==> flow/design.v <==
module regbank (
input logic clk, regwe, regrd,
input logic [4:0] rd_addr, rs_addr, wr_addr,
input logic [15:0] write_data,
output logic [15:0] rd, rs
); 
	logic [15:0] myreg[31:0];
	always_ff @(posedge clk)
	begin
		if (regwe)
		begin 
			if (wr_addr==0) myreg[wr_addr] <= 0;
			else if (wr_addr==1) myreg[wr_addr] <= 16'h0001;
			else myreg[wr_addr] <= write_data;
		end
	end
	assign rs = (regrd)? myreg[rs_addr]:0;
	assign rd = (regrd)? myreg[rd_addr]:0;
endmodule
module signExt (input logic [4:0] data_in,
		output logic [15:0] data_out);
	assign data_out = {{12{data_in[4]}},data_in[3:0]};
endmodule
module myAlu (input logic [15:0] A, B,
		input logic alusrc, reset,
                input logic [2:0] alu_cb,
                output logic [15:0] ALUOUT,
		output logic [3:0] status);
	logic [15:0] comp;
        always_comb
        begin
		if (reset)
		begin
			status = 4'd0;
			ALUOUT = 16'd0;
			comp = 16'd0;
		end
		else if (alusrc)
		begin
			case (alu_cb)
                        3'b000: begin  
				comp = 16'd0;
				ALUOUT = $signed(A) + $signed(B);
				if (ALUOUT == 16'd0)
					status[3] = 1'b1;
				else
					status[3] = 1'b0;
				if (ALUOUT[15] == 1'b1)
					status[2] = 1'b1;
				else
					status[2] = 1'b0;
				if ((A[15]==1'b0) && (B[15]==1'b0) && (ALUOUT[15] == 1'b1))
					status[1] = 1'b1;
				else
					status[1] = 1'b0;
				if ((A[15]==1'b1) && (B[15]==1'b1) && (ALUOUT[15] == 1'b0))
					status[1] = 1'b1;
				else
					status[1] = 1'b0;
				if (A>=B)
					status[0] = 1'b1;
				else
					status[0] = 1'b0;
				end
                        3'b001: begin  
				comp = 16'd0;
				ALUOUT = $signed(A) - $signed(B);
				if (A == B)
					status[3] = 1'b1;
				else
					status[3] = 1'b0;
				if (ALUOUT[15] == 1'b1)
					status[2] = 1'b1;
				else
					status[2] = 1'b0;
				if ((A[15]==1'b0) && (B[15]==1'b1) && (ALUOUT[15] == 1'b1))
					status[1] = 1'b1;
				else
					status[1] = 1'b0;
				if ((A[15]==1'b1) && (B[15]==1'b0) && (ALUOUT[15] == 1'b0))
					status[1] = 1'b1;
				else
					status[1] = 1'b0;
				if (A>=B)
					status[0] = 1'b1;
				else
					status[0] = 1'b0;
				end
			3'b010: begin  
				comp = 16'd0;
				ALUOUT = A&B;
				status[1] = 1'b0;
				if (ALUOUT == 16'd0)
					status[3] = 1'b1;
				else
					status[3] = 1'b0;
				if (ALUOUT[15] == 1'b1)
					status[2] = 1'b1;
				else
					status[2] = 1'b0;
				if (A>=B)
					status[0] = 1'b1;
				else
					status[0] = 1'b0;
				end
			3'b011: begin  
				comp = 16'd0;
				ALUOUT = A|B;
				status[1] = 1'b0;
				if (ALUOUT == 16'd0)
					status[3] = 1'b1;
				else
					status[3] = 1'b0;
				if (ALUOUT[15] == 1'b1)
					status[2] = 1'b1;
				else
					status[2] = 1'b0;
				if (A>=B)
					status[0] = 1'b1;
				else
					status[0] = 1'b0;
				end
			3'b100: begin  
				comp = 16'd0;
				ALUOUT = ~B;
				status[1] = 1'b0;
				status[0] = 1'b0;
				if (ALUOUT == 16'd0)
					status[3] = 1'b1;
				else
					status[3] = 1'b0;
				if (ALUOUT[15] == 1'b1)
					status[2] = 1'b1;
				else
					status[2] = 1'b0;
				end
			3'b101: begin
				ALUOUT = 16'd0;  
				comp = $signed(A) - $signed(B);
				if (A == B)
					status[3] = 1'b1;
				else
					status[3] = 1'b0;
				if (comp[15] == 1'b1)
					status[2] = 1'b1;
				else
					status[2] = 1'b0;
				if ((A[15]==1'b0) && (B[15]==1'b1) && (comp[15] == 1'b1))
					status[1] = 1'b1;
				else
					status[1] = 1'b0;
				if ((A[15]==1'b1) && (B[15]==1'b0) && (comp[15] == 1'b0))
					status[1] = 1'b1;
				else
					status[1] = 1'b0;
				if (A>=B)
					status[0] = 1'b1;
				else
					status[0] = 1'b0;
				end
			default: begin
				ALUOUT = 16'd0;
				comp = 16'd0;
				status = 4'd0;
				end
			endcase
		end
		else 
		begin
			ALUOUT = 16'd0;
			comp = 16'd0;
			status = 4'd0;
                end
	end
endmodule
module datapath(
input logic clk, reg_we,alusrc,reg_rd,lw_add_e,sw_add_e, lwi, w0, w1, reset,
input logic [2:0] alu_cb,
input logic [4:0] lw_addr, sw_addr_d, sw_addr_s,
input wire [15:0] ins,
input  wire [15:0] data_in,
input logic [6:0] mem_addr,
output logic ri,
output logic [6:0] addr,
output logic [6:0] daddr,
output logic [15:0] data,
output logic [3:0] status
);
logic [15:0] rd, rs, aluout, rs_reg, rs_im, reg_in;
logic [4:0] rbank_wr,rd_addr,rs_addr;
regbank my_reg(.clk(clk), .regwe(reg_we), .regrd(reg_rd), .rd_addr(rd_addr), .rs_addr(rs_addr), .wr_addr(rbank_wr), .write_data(reg_in), .rd(rd), .rs(rs_reg) );
myAlu alu(.A(rd), .B(rs), .alusrc(alusrc), .reset(reset), .alu_cb(alu_cb), .ALUOUT(aluout), .status(status[3:0]));
signExt sign(.data_in(ins[5:1]), .data_out(rs_im));
assign rs = (ins[11])? rs_im : rs_reg; 
assign addr = mem_addr;
assign daddr = (lw_add_e||sw_add_e) ? (rs_reg[6:0]):7'b0;
always_comb
begin
	if (lwi)
	begin
		reg_in = ins[15:0];
	end
	else if (lw_add_e)
	begin
		reg_in = data_in[15:0];
	end
	else
	begin
		reg_in = aluout;
	end
	if (w0) rbank_wr = 0;
	else if (w1) rbank_wr = 5'b00001;
	else if (lwi) rbank_wr = lw_addr;
	else rbank_wr = ins[10:6];
	if (sw_add_e)
	begin
		rd_addr = sw_addr_d;
		rs_addr = sw_addr_s;
		data = rd[15:0];
		ri = 1'b0;
	end
	else
	begin
		rd_addr = ins[10:6];
		rs_addr = ins[5:1];
		data = 16'b0;
		ri = 1'b1;
	end
end
endmodule
module control(
input logic start, clk, reset, 
input logic [3:0] status,
input wire [15:0] ins, 
output logic [2:0] alu_cb,
output logic [4:0] lw_addr, sw_addr_d, sw_addr_s,
output logic [6:0] mem_addr,
output logic mem_we,reg_we,alusrc,reg_rd,lw_add_e,sw_add_e,lwi,done,w0,w1);
	logic [6:0] pc,ra;
	logic lwe,swe,swd,go,stop, lwei,lw_add_ei,mem_rd;
	logic [3:0] status_int;
	typedef enum logic [3:0] {s0, s1, s2, s3, s4, s5, s6, s7,s8,s9,s10,s11} statetype;
        statetype state, nextstate;
	always_ff @(posedge clk)
	begin
		if (reset)  state <= s0;
		else if (start) state <= s1;
		else if (go) state <= nextstate;
	end
	always_comb
        begin
                case (state)
                        s0: begin
				if(start) nextstate = s1;
				else nextstate = s0;
			    end
                        s1: nextstate = s2;
			s2: nextstate = s3;
			s3: nextstate = s5;
                        s4: begin 
				if(lwei) nextstate = s6;
				else if(lwe) nextstate = s8;
				else if (stop) nextstate = s9;
				else nextstate = s5;
			    end
			s5: nextstate = s4;
			s6: nextstate = s7;
			s7: nextstate = s10;
			s8: nextstate = s11;
                        s9: begin
				if (start) nextstate = s1; 
				else nextstate = s9;
			    end
			s10: nextstate = s11;
			s11: nextstate = s4;
			default: nextstate = s0;
                endcase
        end
	always_ff @(posedge clk)
	begin
	if (nextstate == s0)
	begin 
		go <= 1'b0;
		done <= 1'b0;
		stop <= 1'b0;
		alusrc <= 1'b0;
		reg_we <= 1'b0;
		lwe <= 1'b0;
		swe <= 1'b0;
		mem_rd <= 1'b1;
		reg_rd <= 1'b0;
		w0 <= 1'b0;
		w1 <= 1'b0;
		lw_add_e <= 1'b0;
		sw_add_e <= 1'b0;
		lwi <= 1'b0;
		lwei <= 1'b0;
		swd <= 1'b0;
		alu_cb <= 3'b0;
		lw_addr <= 4'b0;
		sw_addr_d <= 4'b0;
		sw_addr_s <= 4'b0;
		lw_add_ei <= 1'b0;
		pc <= 7'd0;
		ra <= 7'd0;
		status_int <= 4'b0;
	end
	else if (nextstate == s1)
	begin
		go <= 1'b1;
		done <= 1'b0;
		reg_rd <= 1'b1;
	end
	else if (nextstate == s2)
	begin
		w0 <= 1'b1;
		reg_we <= 1'b1;
	end
	else if (nextstate == s3)
	begin
		w0 <= 1'b0;
		w1 <= 1'b1;
		mem_rd <= 1'b1;
		reg_we <= 1'b1;
	end
	else if (nextstate == s4)
	begin
		reg_we <= 1'b0;
		mem_rd <= 1'b1;
		alusrc <= 1'b0;
		status_int <= status;
		if (lwe)
			begin
			reg_we <= 1'b1;
			end	
	end
	else if (nextstate == s5)
	begin
	w1 <= 1'b0;
	case (ins[15:12])
	4'd0: begin	
		alusrc <= 1'b0;
		reg_we <= 1'b0;
		lwe <= 1'b0;
		swe <= 1'b0;
		mem_rd <= 1'b1;
		reg_rd <= 1'b1;
		lwi <= 1'b0;
		if (ins[0])
		begin	
			stop <= 1'b1;
			pc <= pc;
		end
		else
			pc <= pc + 1;
	     end
	4'd1: begin
		alu_cb <= 3'b0;
		alusrc <= 1'b1;
		reg_we <= 1'b1;
		lwi <= 1'b0;
		lwe <= 1'b0;
		swe <= 1'b0;
		lw_add_e <= 1'b0;
		sw_add_e <= 1'b0;
		pc <= pc + 1;
	     end
	4'd2: begin
		alu_cb <= 3'b001;
		alusrc <= 1'b1;
		reg_we <= 1'b1;
		lwi <= 1'b0;
		lwe <= 1'b0;
		swe <= 1'b0;
		lw_add_e <= 1'b0;
		sw_add_e <= 1'b0;
		pc <= pc + 1;
	     end
	4'd3: begin
		alu_cb <= 3'b010;
		alusrc <= 1'b1;
		reg_we <= 1'b1;
		lwi <= 1'b0;
		lwe <= 1'b0;
		swe <= 1'b0;
		lw_add_e <= 1'b0;
		sw_add_e <= 1'b0;
		pc <= pc + 1;
	     end
	4'd4: begin
		alu_cb <= 3'b011;
		alusrc <= 1'b1;
		reg_we <= 1'b1;
		lwi <= 1'b0;
		lwe <= 1'b0;
		swe <= 1'b0;
		lw_add_e <= 1'b0;
		sw_add_e <= 1'b0;
		pc <= pc + 1;
	     end
	4'd5: begin
		alu_cb <= 3'b100;
		alusrc <= 1'b1;
		reg_we <= 1'b1;
		lwi <= 1'b0;
		lwe <= 1'b0;
		swe <= 1'b0;
		lw_add_e <= 1'b0;
		sw_add_e <= 1'b0;
		pc <= pc + 1;
	     end 
	4'd6: begin
		alu_cb <= 3'b101;
		alusrc <= 1'b1;
		reg_we <= 1'b0;
		lwi <= 1'b0;
		lwe <= 1'b0;
		swe <= 1'b0;
		lw_add_e <= 1'b0;
		sw_add_e <= 1'b0;
		pc <= pc + 1;
	     end
	4'd7:begin
		alusrc <= 1'b0;
		reg_we <= 1'b0;
		sw_add_e <= 1'b0;
		swe <= 1'b0;
		lw_addr <= ins[10:6];
		if (ins[11])
		begin 
		lwei <= 1'b1;
		pc <= pc+1;
		end
		else
		begin
		lw_add_e <= 1'b1;
		lwei <= 1'b0;
		lwe <= 1'b1;
		pc <= pc;
		end
	   end
	4'd8:begin
		sw_addr_d <= ins[10:6];
		sw_addr_s <= ins[5:1];
		alusrc <= 1'b0;
		reg_we <= 1'b0;
		lw_add_e <= 1'b0;
		sw_add_e <= 1'b1;
		lwe <= 1'b0;
		lwi <= 1'b0;
		pc <= pc + 1;
	   end
	4'd9: begin
		alusrc <= 1'b0;
		reg_we <= 1'b0;
		lwe <= 1'b0;
		swe <= 1'b0;
		lwi <= 1'b0;
		lw_add_e <= 1'b0;
		sw_add_e <= 1'b0;
		pc <= ins[7:1];
	     end
	4'd10: begin
		alusrc <= 1'b0;
		reg_we <= 1'b0;
		lwi <= 1'b0;
		lwe <= 1'b0;
		swe <= 1'b0;
		lw_add_e <= 1'b0;
		sw_add_e <= 1'b0;
		if (status_int[3])
		pc <= ins[7:1];
		else pc <= pc + 1;
	     end
	4'd11: begin
		alusrc <= 1'b0;
		reg_we <= 1'b0;
		lwi <= 1'b0;
		lwe <= 1'b0;
		swe <= 1'b0;
		lw_add_e <= 1'b0;
		sw_add_e <= 1'b0;
		if (status_int[3] == 1'b0)
		pc <= ins[7:1];
		else pc <= pc + 1;
	     end
	4'd12: begin
		alusrc <= 1'b0;
		reg_we <= 1'b0;
		lwi <= 1'b0;
		lwe <= 1'b0;
		swe <= 1'b0;
		lw_add_e <= 1'b0;
		sw_add_e <= 1'b0;
		if (status_int[0])
		pc <= ins[7:1];
		else pc <= pc + 1;
	     end
	4'd13: begin
		alusrc <= 1'b0;
		reg_we <= 1'b0;
		lwi <= 1'b0;
		lwe <= 1'b0;
		swe <= 1'b0;
		lw_add_e <= 1'b0;
		sw_add_e <= 1'b0;
		if (status_int[2])
		pc <= ins[7:1];
		else pc <= pc + 1;
	     end
	4'd14: begin
		alusrc <= 1'b0;
		reg_we <= 1'b0;
		lwi <= 1'b0;
		lwe <= 1'b0;
		swe <= 1'b0;
		lw_add_e <= 1'b0;
		sw_add_e <= 1'b0;
		ra <= pc+1;
		pc <= ins[7:1];
	     end
	4'd15: begin
		alusrc <= 1'b0;
		reg_we <= 1'b0;
		lwi <= 1'b0;
		lwe <= 1'b0;
		swe <= 1'b0;
		lw_add_e <= 1'b0;
		sw_add_e <= 1'b0;
		pc <= ra;
	     end
	endcase
	end		
	else if (nextstate == s6)
	begin
		lwei <= 1'b0;		 
	end
	else if (nextstate == s7)
	begin
		lwi <= 1'b1;
		reg_we <= 1'b1;		 
	end
	else if (nextstate == s10)
	begin
		lwi <= 1'b0;
		reg_we <= 1'b0;
		pc <= pc + 1;
	end
	else if (nextstate == s8)
	begin
		lwe <= 1'b0;
		reg_we <= 1'b0;
		lw_add_e <= 1'b0;
		pc <= pc + 1;
	end
	else if (nextstate == s9)
	begin
		go <= 1'b0;
		lw_add_e <= 1'b0;
		sw_add_e <= 1'b0;
		swd <= 1'b0;
		alusrc <= 1'b0;
		reg_we <= 1'b0;
		lwe <= 1'b0;
		swe <= 1'b0;
		mem_rd <= 1'b0;
		reg_rd <= 1'b0;
		stop <= 1'b0;
		done <= 1'b1;
	end
	end
	assign mem_we=(mem_rd)?1'b1:1'b0;
	assign mem_addr = pc;
endmodule
module risc16_core (
input  logic        clk, reset, start,
output logic        done,
output logic [6:0]  imem_addr,
input  logic [15:0] imem_rdata,
output logic [6:0]  dmem_addr,
output logic        dmem_we,
output logic [15:0] dmem_wdata,
input  logic [15:0] dmem_rdata
);
logic mem_we,reg_we,alusrc,reg_rd,lw_add_e,sw_add_e,lwi,w0,w1,ri;
logic [3:0] status;
logic [6:0] c_mem_addr,d_addr,daddr_in;
logic [15:0] ins, rdata_in;
logic [2:0] alu_cb;
logic [4:0] lw_addr,sw_addr_d, sw_addr_s;
assign ins = imem_rdata;
assign imem_addr = d_addr;
assign dmem_addr = daddr_in;
assign dmem_we = ~ri;
assign dmem_wdata = rdata_in;
control cb(.start(start), .clk(clk), .reset(reset), .status(status), .ins(ins), .alu_cb(alu_cb), .mem_addr(c_mem_addr), .mem_we(mem_we),.reg_we(reg_we),.alusrc(alusrc),.reg_rd(reg_rd),.lw_add_e(lw_add_e),.sw_add_e(sw_add_e),.lwi(lwi),.done(done), .w0(w0), .w1(w1), .lw_addr(lw_addr), .sw_addr_d(sw_addr_d), .sw_addr_s(sw_addr_s));
datapath dp(.clk(clk), .reg_we(reg_we), .alusrc(alusrc), .reg_rd(reg_rd), .lw_add_e(lw_add_e), .sw_add_e(sw_add_e), .lwi(lwi), .alu_cb(alu_cb), .mem_addr(c_mem_addr), .ins(ins), .addr(d_addr), .data(rdata_in), .status(status), .w0(w0), .w1(w1), .reset(reset), .lw_addr(lw_addr), .data_in(dmem_rdata), .daddr(daddr_in), .ri(ri), .sw_addr_d(sw_addr_d), .sw_addr_s(sw_addr_s));
endmodule
Step by step through the tools: risc16_core:

Module risc16_core before and after one edit of its RTL, step after step.
Lines under "before" count in the file above, lines under "after" in the edited file.
"change" is "after" less "before", of the values as shown; "relative change" is that difference over "before", in percent.
Cell names lack the library's common part.
The mark n/a stands for no value.

* design top: risc16_core
* clock input: clk
* cell library: sky130hd
* timing corner: tt_025C_1v80

Edit of the RTL:

The edit as a unified diff against the file above.
The edited RTL no longer does the same as the RTL above: the edit was made by script, with no optimisation intended.

```diff
@@ -24,5 +24,5 @@
 module myAlu (input logic [15:0] A, B,
 		input logic alusrc, reset,
-                input logic [2:0] alu_cb,
+                input logic [1:0] alu_cb,
                 output logic [15:0] ALUOUT,
 		output logic [3:0] status);
```

After elaboration:

Counts by Yosys on the flattened word-level netlist (proc, flatten, opt, wreduce; memories kept). Register bits leave out memories and registers merged into their read ports (data or address). Print and check cells are left out.
Memory sizes are those after Yosys's memory passes, which may raise the word count (mostly to a power of two), join words into wider ones and drop unused or constant bits.

Word-level totals
* register bits after elaboration: before 53, after 52, change -1, relative change -1.89%
* bits in writable memories: before 512, after 512, change 0, relative change 0.00%
* memories: before 1, after 1, change 0, relative change 0.00%
* bits of input ports: before 35, after 35, change 0, relative change 0.00%
* output and inout bits: before 32, after 32, change 0, relative change 0.00%
* word-level cells: before 305, after 299, change -6, relative change -1.97%

Cells by class
* $add $sub $neg: before 3, after 3, change 0, relative change 0.00%
* order comparisons: before 1, after 1, change 0, relative change 0.00%
* equal/unequal tests: before 76, after 74, change -2, relative change -2.63%
* muxes and demuxes: before 124, after 122, change -2, relative change -1.61%
* bitwise operators: before 17, after 16, change -1, relative change -5.88%
* reductions and logical operators: before 61, after 60, change -1, relative change -1.64%

Memories
* words x width with read and write ports: before dp.my_reg.myreg 32x16 r2 w1, after dp.my_reg.myreg 32x16 r2 w1

Operator list
* 1-bit 2-to-1 mux: before 76, after 74, change -2, relative change -2.63%
* 3-bit by 2-bit equality test with 1-bit output (second input constant): before 2, after 0, change -2, relative change -100.00%
* 3-bit equality test (second input constant): before 2, after 0, change -2, relative change -100.00%
* 1-bit parallel mux with 5-bit select: before 2, after 0, change -2, relative change -100.00%
* 2-bit equality test (second input constant): before 0, after 2, change +2
* 1-bit parallel mux with 4-bit select: before 0, after 2, change +2
* 1-bit parallel mux with 2-bit select: before 6, after 5, change -1, relative change -16.67%
* 16-bit zero test: before 4, after 3, change -1, relative change -25.00%
* 5-bit OR reduction: before 2, after 1, change -1, relative change -50.00%
* 3-bit by 1-bit equality test with 1-bit output (second input constant): before 1, after 0, change -1, relative change -100.00%
* 3-bit zero test: before 1, after 0, change -1, relative change -100.00%
* 16-bit NOT: before 1, after 0, change -1, relative change -100.00%
* 16-bit parallel mux with 5-bit select: before 1, after 0, change -1, relative change -100.00%
* 3-bit parallel mux with 6-bit select: before 1, after 0, change -1, relative change -100.00%
* 2-bit by 1-bit equality test with 1-bit output (second input constant): before 0, after 1, change +1
* 2-bit zero test: before 0, after 1, change +1
* 1-bit parallel mux with 3-bit select: before 0, after 1, change +1
* 16-bit parallel mux with 4-bit select: before 0, after 1, change +1
* 2-bit parallel mux with 6-bit select: before 0, after 1, change +1
* 4-bit OR reduction: before 0, after 1, change +1
* 4-bit equality test (second input constant): before 15, after 15, change 0, relative change 0.00%
* 16-bit 2-to-1 mux: before 13, after 13, change 0, relative change 0.00%
* 2-bit by 1-bit inequality test with 1-bit output (second input constant): before 13, after 13, change 0, relative change 0.00%
* 4-bit by 3-bit equality test with 1-bit output (second input constant): before 12, after 12, change 0, relative change 0.00%
* 7-bit 2-to-1 mux: before 12, after 12, change 0, relative change 0.00%
* 1-bit NOT: before 12, after 12, change 0, relative change 0.00%
* 3-bit by 1-bit inequality test with 1-bit output (second input constant): before 8, after 8, change 0, relative change 0.00%
* 4-bit by 2-bit equality test with 1-bit output (second input constant): before 6, after 6, change 0, relative change 0.00%

Not every row of either side is listed.

Longest topological paths:

Yosys ltp: most cells in a row. Word level: on the elaborated netlist, between registers, memories and ports. Mapped: between sequential cells and ports; inverters and the memories' decode and read muxes count.

Depth
* word-level depth: before 15, after 15, change 0, relative change 0.00%
* ABC_AREA: before 0, after 0
* depth in mapped cells: before 29, after 20, change -9, relative change -31.03%
* gate-level depth less buffers: before 23, after 17, change -6, relative change -26.09%

Synthesis result:

The flow's flattened synthesis, as Yosys stat reports it; memories are mapped. The netlist is that of the ABC_AREA named above (0 if unset); the other value can give another one.

Cells by type
* nand2_1: before 519, after 141, change -378, relative change -72.83%
* mux4_2: before 132, after 271, change +139, relative change +105.30%
* nand3_1: before 154, after 17, change -137, relative change -88.96%
* a311oi_1: before 74, after 4, change -70, relative change -94.59%
* a21oi_1: before 155, after 86, change -69, relative change -44.52%
* a211oi_1: before 105, after 45, change -60, relative change -57.14%
* clkbuf_1: before 122, after 76, change -46, relative change -37.70%
* o21ai_0: before 80, after 45, change -35, relative change -43.75%
* buf_2: before 68, after 41, change -27, relative change -39.71%
* mux2i_1: before 66, after 90, change +24, relative change +36.36%
* and3_1: before 25, after 2, change -23, relative change -92.00%
* nor2_1: before 167, after 147, change -20, relative change -11.98%
* inv_1: before 75, after 57, change -18, relative change -24.00%
* o221ai_1: before 19, after 1, change -18, relative change -94.74%
* a221oi_1: before 21, after 6, change -15, relative change -71.43%
* a32oi_1: before 5, after 19, change +14, relative change +280.00%
* and2_1: before 40, after 27, change -13, relative change -32.50%
* buf_6: before 14, after 1, change -13, relative change -92.86%

Not every row of either side is listed.

Synthesis totals
* mapped cells: before 2934, after 2046, change -888, relative change -30.27%
* cell area after synthesis (um2): before 32384.8, after 29955.0, change -2429.8, relative change -7.50%
* sequential area (um2): before 16636.0, after 16555.9, change -80.1, relative change -0.48%
* flip-flops: before 575, after 571, change -4, relative change -0.70%
* buffer cells: before 230, after 148, change -82, relative change -35.65%

The figures by module come from a second, unflattened synthesis with its own total; it is not the netlist above.

Second synthesis, totals
* cells (unflattened synthesis): before 2133, after 2125, change -8, relative change -0.38%
* area (unflattened synthesis) (um2): before 31417.6, after 31253.7, change -163.9, relative change -0.52%

Each row is one instance without its submodules.

By module, before
* regbank: times used 1, cells 1209, area 24323.3 um2, sequential area 15374.7 um2
* control: times used 1, cells 372, area 3128.0 um2, sequential area 1221.2 um2
* myAlu: times used 1, cells 407, area 2813.9 um2, sequential area 0.0 um2
* datapath: times used 1, cells 128, area 1028.5 um2, sequential area 0.0 um2
* signExt: times used 1, cells 16, area 120.1 um2, sequential area 0.0 um2
* risc16_core: times used 1, cells 1, area 3.8 um2, sequential area 0.0 um2

By module, after
* regbank: times used 1, cells 1209, area 24323.3 um2, sequential area 15374.7 um2
* control: times used 1, cells 363, area 3016.6 um2, sequential area 1221.2 um2
* myAlu: times used 1, cells 408, area 2761.4 um2, sequential area 0.0 um2
* datapath: times used 1, cells 128, area 1028.5 um2, sequential area 0.0 um2
* signExt: times used 1, cells 16, area 120.1 um2, sequential area 0.0 um2
* risc16_core: times used 1, cells 1, area 3.8 um2, sequential area 0.0 um2

Timing after synthesis:

OpenSTA on the mapped netlist: ideal clock, no wires. The path of least setup slack (recovery checks aside). Input and output delay are each 20% of the period. Register names are those of the netlist, which keeps one name where synthesis merged equal registers.

Timing path after synthesis
* path type: before input to register, after input to register
* from: before input port imem_rdata[6], after input port imem_rdata[6]
* to: before memory dp.my_reg.myreg[0][6], after memory dp.my_reg.myreg[0][12]
* period (ns): before 7.0, after 7.0, change 0.0, relative change 0.00%
* input delay (ns): before 1.400, after 1.400, change 0.000, relative change 0.00%
* setup time (ns): before 0.467, after 0.467, change 0.000
* launch time at the first pin (ns): before 1.400, after 1.400, change 0.000, relative change 0.00%
* data arrival time (ns): before 6.615, after 6.870, change +0.255, relative change +3.85%
* data required time (ns): before 6.533, after 6.533, change 0.000, relative change 0.00%
* slack (ns): before -0.082, after -0.338, change -0.256
* path delay (ns): before 5.682, after 5.937, change +0.255, relative change +4.49%
* stages on the path: before 21, after 19, change -2, relative change -9.52%
* path buffers: before 5, after 3, change -2, relative change -40.00%
* synthesis period reached (ns): before 7.082, after 7.338, change +0.256, relative change +3.61%

"path delay" = arrival - input delay + setup time.
"stages on the path" counts driving pins, that of a launching flip-flop among them; a cell with two outputs on the path counts twice.
"synthesis period reached" is the clock period less the worst setup slack; recovery checks do not enter. This is arithmetic on one report: input and output delays are still those of the set period (20% each).
Between the ends stands the longest chain of elaborated cells between them, by number of cells; it is not shown to be the way that was timed. Of several equally long chains one is given.
Each line given opens the expression or statement behind the cell; cells for indexed reads and writes are added by Yosys, which also makes memories of some case tables.
The chain passes a memory read, where the word-level depth is cut; so it can be longer than that depth.
before: Ways into the end's enable are left out, as the timed path ends at the data pin.

On the way, after synthesis, before:
* path through: mux2i_1 buf_2 buf_2 buf_2 buf_2 mux4_2 nand2_1 nand3_1 a31oi_1 nor2b_1 ha_1 clkbuf_1 nor2b_1 o21a_1 or2_2 a21oi_1 o21bai_1 o221ai_1 a221o_1 a221oi_1 a211oi_1
* length of the longest elaborated chain: 13
* elaborated cells between the ends (all ways): 28
* those cells by class: add/sub: 2; eq/ne: 1; mux: 21; logic: 2; reduce/logical: 1; memory: 1

Ends and longest elaborated chain, after synthesis, before
* start, declared: line 579 `input  logic [15:0] imem_rdata,`
* 5-bit 2-to-1 mux: line 215 `if (sw_add_e)`
* memory 32 x 16 bit: line 7 `logic [15:0] myreg[31:0];`
* 16-bit 2-to-1 mux: line 18 `assign rd = (regrd)? myreg[rd_addr]:0;`
* 16-bit subtractor: line 67 `ALUOUT = $signed(A) - $signed(B);`
* 16-bit parallel mux with 5-bit select: line 40 `case (alu_cb)`
* 16-bit 2-to-1 mux: line 38 `else if (alusrc)`
* 16-bit 2-to-1 mux: line 32 `if (reset)`
* 16-bit 2-to-1 mux: line 203 `else if (lw_add_e)`
* 16-bit 2-to-1 mux: line 199 `if (lwi)`
* 16-bit 2-to-1 mux: line 13 `else if (wr_addr==1) myreg[wr_addr] <= 16'h0001;`
* 16-bit 2-to-1 mux: line 12 `if (wr_addr==0) myreg[wr_addr] <= 0;`
* 16-bit 2-to-1 mux: line 10 `if (regwe)`
* 16-bit 2-to-1 mux
* end, declared: line 7

after: Ways into the end's enable are left out, as the timed path ends at the data pin.

On the way, after synthesis, after:
* path through: mux2i_1 buf_2 buf_2 buf_2 mux4_2 mux2i_1 nand2_1 a32oi_1 inv_1 ha_1 fa_1 a21o_1 and4b_1 o21a_1 or2_1 a31oi_1 xnor2_1 o211a_1 a211oi_1
* length of the longest elaborated chain: 13
* elaborated cells between the ends (all ways): 28
* those cells by class: add/sub: 2; eq/ne: 1; mux: 21; logic: 2; reduce/logical: 1; memory: 1

Ends and longest elaborated chain, after synthesis, after
* start, declared: line 579 `input  logic [15:0] imem_rdata,`
* 5-bit 2-to-1 mux: line 215 `if (sw_add_e)`
* memory 32 x 16 bit: line 7 `logic [15:0] myreg[31:0];`
* 16-bit 2-to-1 mux: line 18 `assign rd = (regrd)? myreg[rd_addr]:0;`
* 16-bit subtractor: line 67 `ALUOUT = $signed(A) - $signed(B);`
* 16-bit parallel mux with 4-bit select: line 40 `case (alu_cb)`
* 16-bit 2-to-1 mux: line 38 `else if (alusrc)`
* 16-bit 2-to-1 mux: line 32 `if (reset)`
* 16-bit 2-to-1 mux: line 203 `else if (lw_add_e)`
* 16-bit 2-to-1 mux: line 199 `if (lwi)`
* 16-bit 2-to-1 mux: line 13 `else if (wr_addr==1) myreg[wr_addr] <= 16'h0001;`
* 16-bit 2-to-1 mux: line 12 `if (wr_addr==0) myreg[wr_addr] <= 0;`
* 16-bit 2-to-1 mux: line 10 `if (regwe)`
* 16-bit 2-to-1 mux
* end, declared: line 7

Worst path after layout:

From the final timing report of the runs of set A: the path of least setup slack in the routed layout; clock arrival at registers is part of the times.

Timing path after layout
* path type: before input to output, after input to register
* from: before input port imem_rdata[7], after input port imem_rdata[1]
* to: before output port dmem_wdata[12], after memory dp.my_reg.myreg[4][14]
* period (ns): before 7.0, after 7.0, change 0.0, relative change 0.00%
* input delay (ns): before 1.40, after 1.40, change 0.00, relative change 0.00%
* output delay (ns): before 1.40
* setup time (ns): after 0.26
* launch time at the first pin (ns): before 1.40, after 1.40, change 0.00, relative change 0.00%
* data arrival time (ns): before 5.36, after 7.02, change +1.66, relative change +30.97%
* data required time (ns): before 5.60, after 7.36, change +1.76, relative change +31.43%
* slack (ns): before 0.24, after 0.34, change +0.10
* stages on the path: before 15, after 19, change +4, relative change +26.67%
* path buffers: before 5, after 4, change -1, relative change -20.00%

Between the ends stands the longest chain of elaborated cells between them, by number of cells; it is not shown to be the way that was timed. Of several equally long chains one is given.
The chain passes a memory read, where the word-level depth is cut; so it can be longer than that depth.

On the way, after layout, before:
* path through: clkdlybuf4s50_1 nor2b_1 a21oi_4 buf_12 buf_12 buf_4 mux4_2 nand2_1 and3_1 a311oi_1 a31oi_1 nor2b_1 inv_1 nor2_1 clkdlybuf4s50_1
* length of the longest elaborated chain: 4
* elaborated cells between the ends (all ways): 4
* RTL lines with such cells: 3
* those cells by class: mux: 3; memory: 1

Ends and longest elaborated chain, after layout, before
* start, declared: line 579 `input  logic [15:0] imem_rdata,`
* 5-bit 2-to-1 mux: line 215 `if (sw_add_e)`
* memory 32 x 16 bit: line 7 `logic [15:0] myreg[31:0];`
* 16-bit 2-to-1 mux: line 18 `assign rd = (regrd)? myreg[rd_addr]:0;`
* 16-bit 2-to-1 mux: line 215
* end, declared: line 582 `output logic [15:0] dmem_wdata,`

On the way, after layout, after:
* path through: clkdlybuf4s50_1 mux2i_4 buf_12 mux4_2 mux4_2 mux2i_1 buf_4 o21ai_0 ha_1 fa_1 o21ba_2 nor2b_1 o21ai_0 a2111oi_0 nor4_1 or3_1 nand3_1 a31oi_2 buf_12
* length of the longest elaborated chain: 14
* elaborated cells between the ends (all ways): 17
* those cells by class: add/sub: 2; mux: 12; logic: 2; memory: 1

Ends and longest elaborated chain, after layout, after
* start, declared: line 579 `input  logic [15:0] imem_rdata,`
* 5-bit 2-to-1 mux: line 215 `if (sw_add_e)`
* memory 32 x 16 bit: line 7 `logic [15:0] myreg[31:0];`
* 16-bit 2-to-1 mux: line 17 `assign rs = (regrd)? myreg[rs_addr]:0;`
* 16-bit 2-to-1 mux: line 194 `assign rs = (ins[11])? rs_im : rs_reg;`
* 16-bit subtractor: line 67 `ALUOUT = $signed(A) - $signed(B);`
* 16-bit parallel mux with 4-bit select: line 40 `case (alu_cb)`
* 16-bit 2-to-1 mux: line 38 `else if (alusrc)`
* 16-bit 2-to-1 mux: line 32 `if (reset)`
* 16-bit 2-to-1 mux: line 203 `else if (lw_add_e)`
* 16-bit 2-to-1 mux: line 199 `if (lwi)`
* 16-bit 2-to-1 mux: line 13 `else if (wr_addr==1) myreg[wr_addr] <= 16'h0001;`
* 16-bit 2-to-1 mux: line 12 `if (wr_addr==0) myreg[wr_addr] <= 0;`
* 16-bit 2-to-1 mux: line 10 `if (regwe)`
* 16-bit 2-to-1 mux
* end, declared: line 7

Flow runs:

Runs of the flow (Yosys, OpenROAD) on both versions; the two runs of a pair have the same settings. The constraints put input and output delay at 20% of the set period each and load the outputs with 0.01 pF.

Flow settings, set A:
* CORE_UTILIZATION: 40
* period_ns: 7.0
* CAP_MARGIN: 20
* CORE_MARGIN: 2
* SLEW_MARGIN: 20

Final reports, set A
* chip area after synthesis (Yosys) (um2): before 32384.8, after 29955.0, change -2429.8, relative change -7.50%
* full die area (um2): before 83255.3, after 77092.3, change -6163.0, relative change -7.40%
* standard-cell area after routing (um2): before 37955.2, after 35680.5, change -2274.7, relative change -5.99%
* setup slack of the worst path (ns): before 0.237, after 0.341, change +0.104
* total negative setup slack (ns): before 0.000, after 0.000, change 0.000
* power consumption (µW): before 8473, after 8658, change +185, relative change +2.18%

Flow settings, set B:
* CAP_MARGIN: 35
* CELL_PAD_IN_SITES_DETAIL_PLACEMENT: 0
* CELL_PAD_IN_SITES_GLOBAL_PLACEMENT: 3
* CORE_UTILIZATION: 17
* CTS_CLUSTER_SIZE: 85
* MIN_ROUTING_LAYER: met2
* PLACE_DENSITY_LB_ADDON: 0.01
* SETUP_SLACK_MARGIN: 0.01
* TNS_END_PERCENT: 40
* period_ns: 3.93
* CORE_MARGIN: 2
* SLEW_MARGIN: 20

Final reports, set B
* chip area after synthesis (Yosys) (um2): before 32384.8, after 29955.0, change -2429.8, relative change -7.50%
* full die area (um2): before 194005.0, after 179581.0, change -14424.0, relative change -7.43%
* standard-cell area after routing (um2): before 48778.0, after 43128.9, change -5649.1, relative change -11.58%
* setup slack of the worst path (ns): before -1.634, after -1.783, change -0.149
* total negative setup slack (ns): before -716.420, after -723.043, change -6.623
* power consumption (µW): before 18669, after 18768, change +99, relative change +0.53%

By "power consumption" is meant OpenSTA's value without simulated activity: inputs other than the clock are taken to toggle once in ten clock periods, and the tool carries that through the logic.
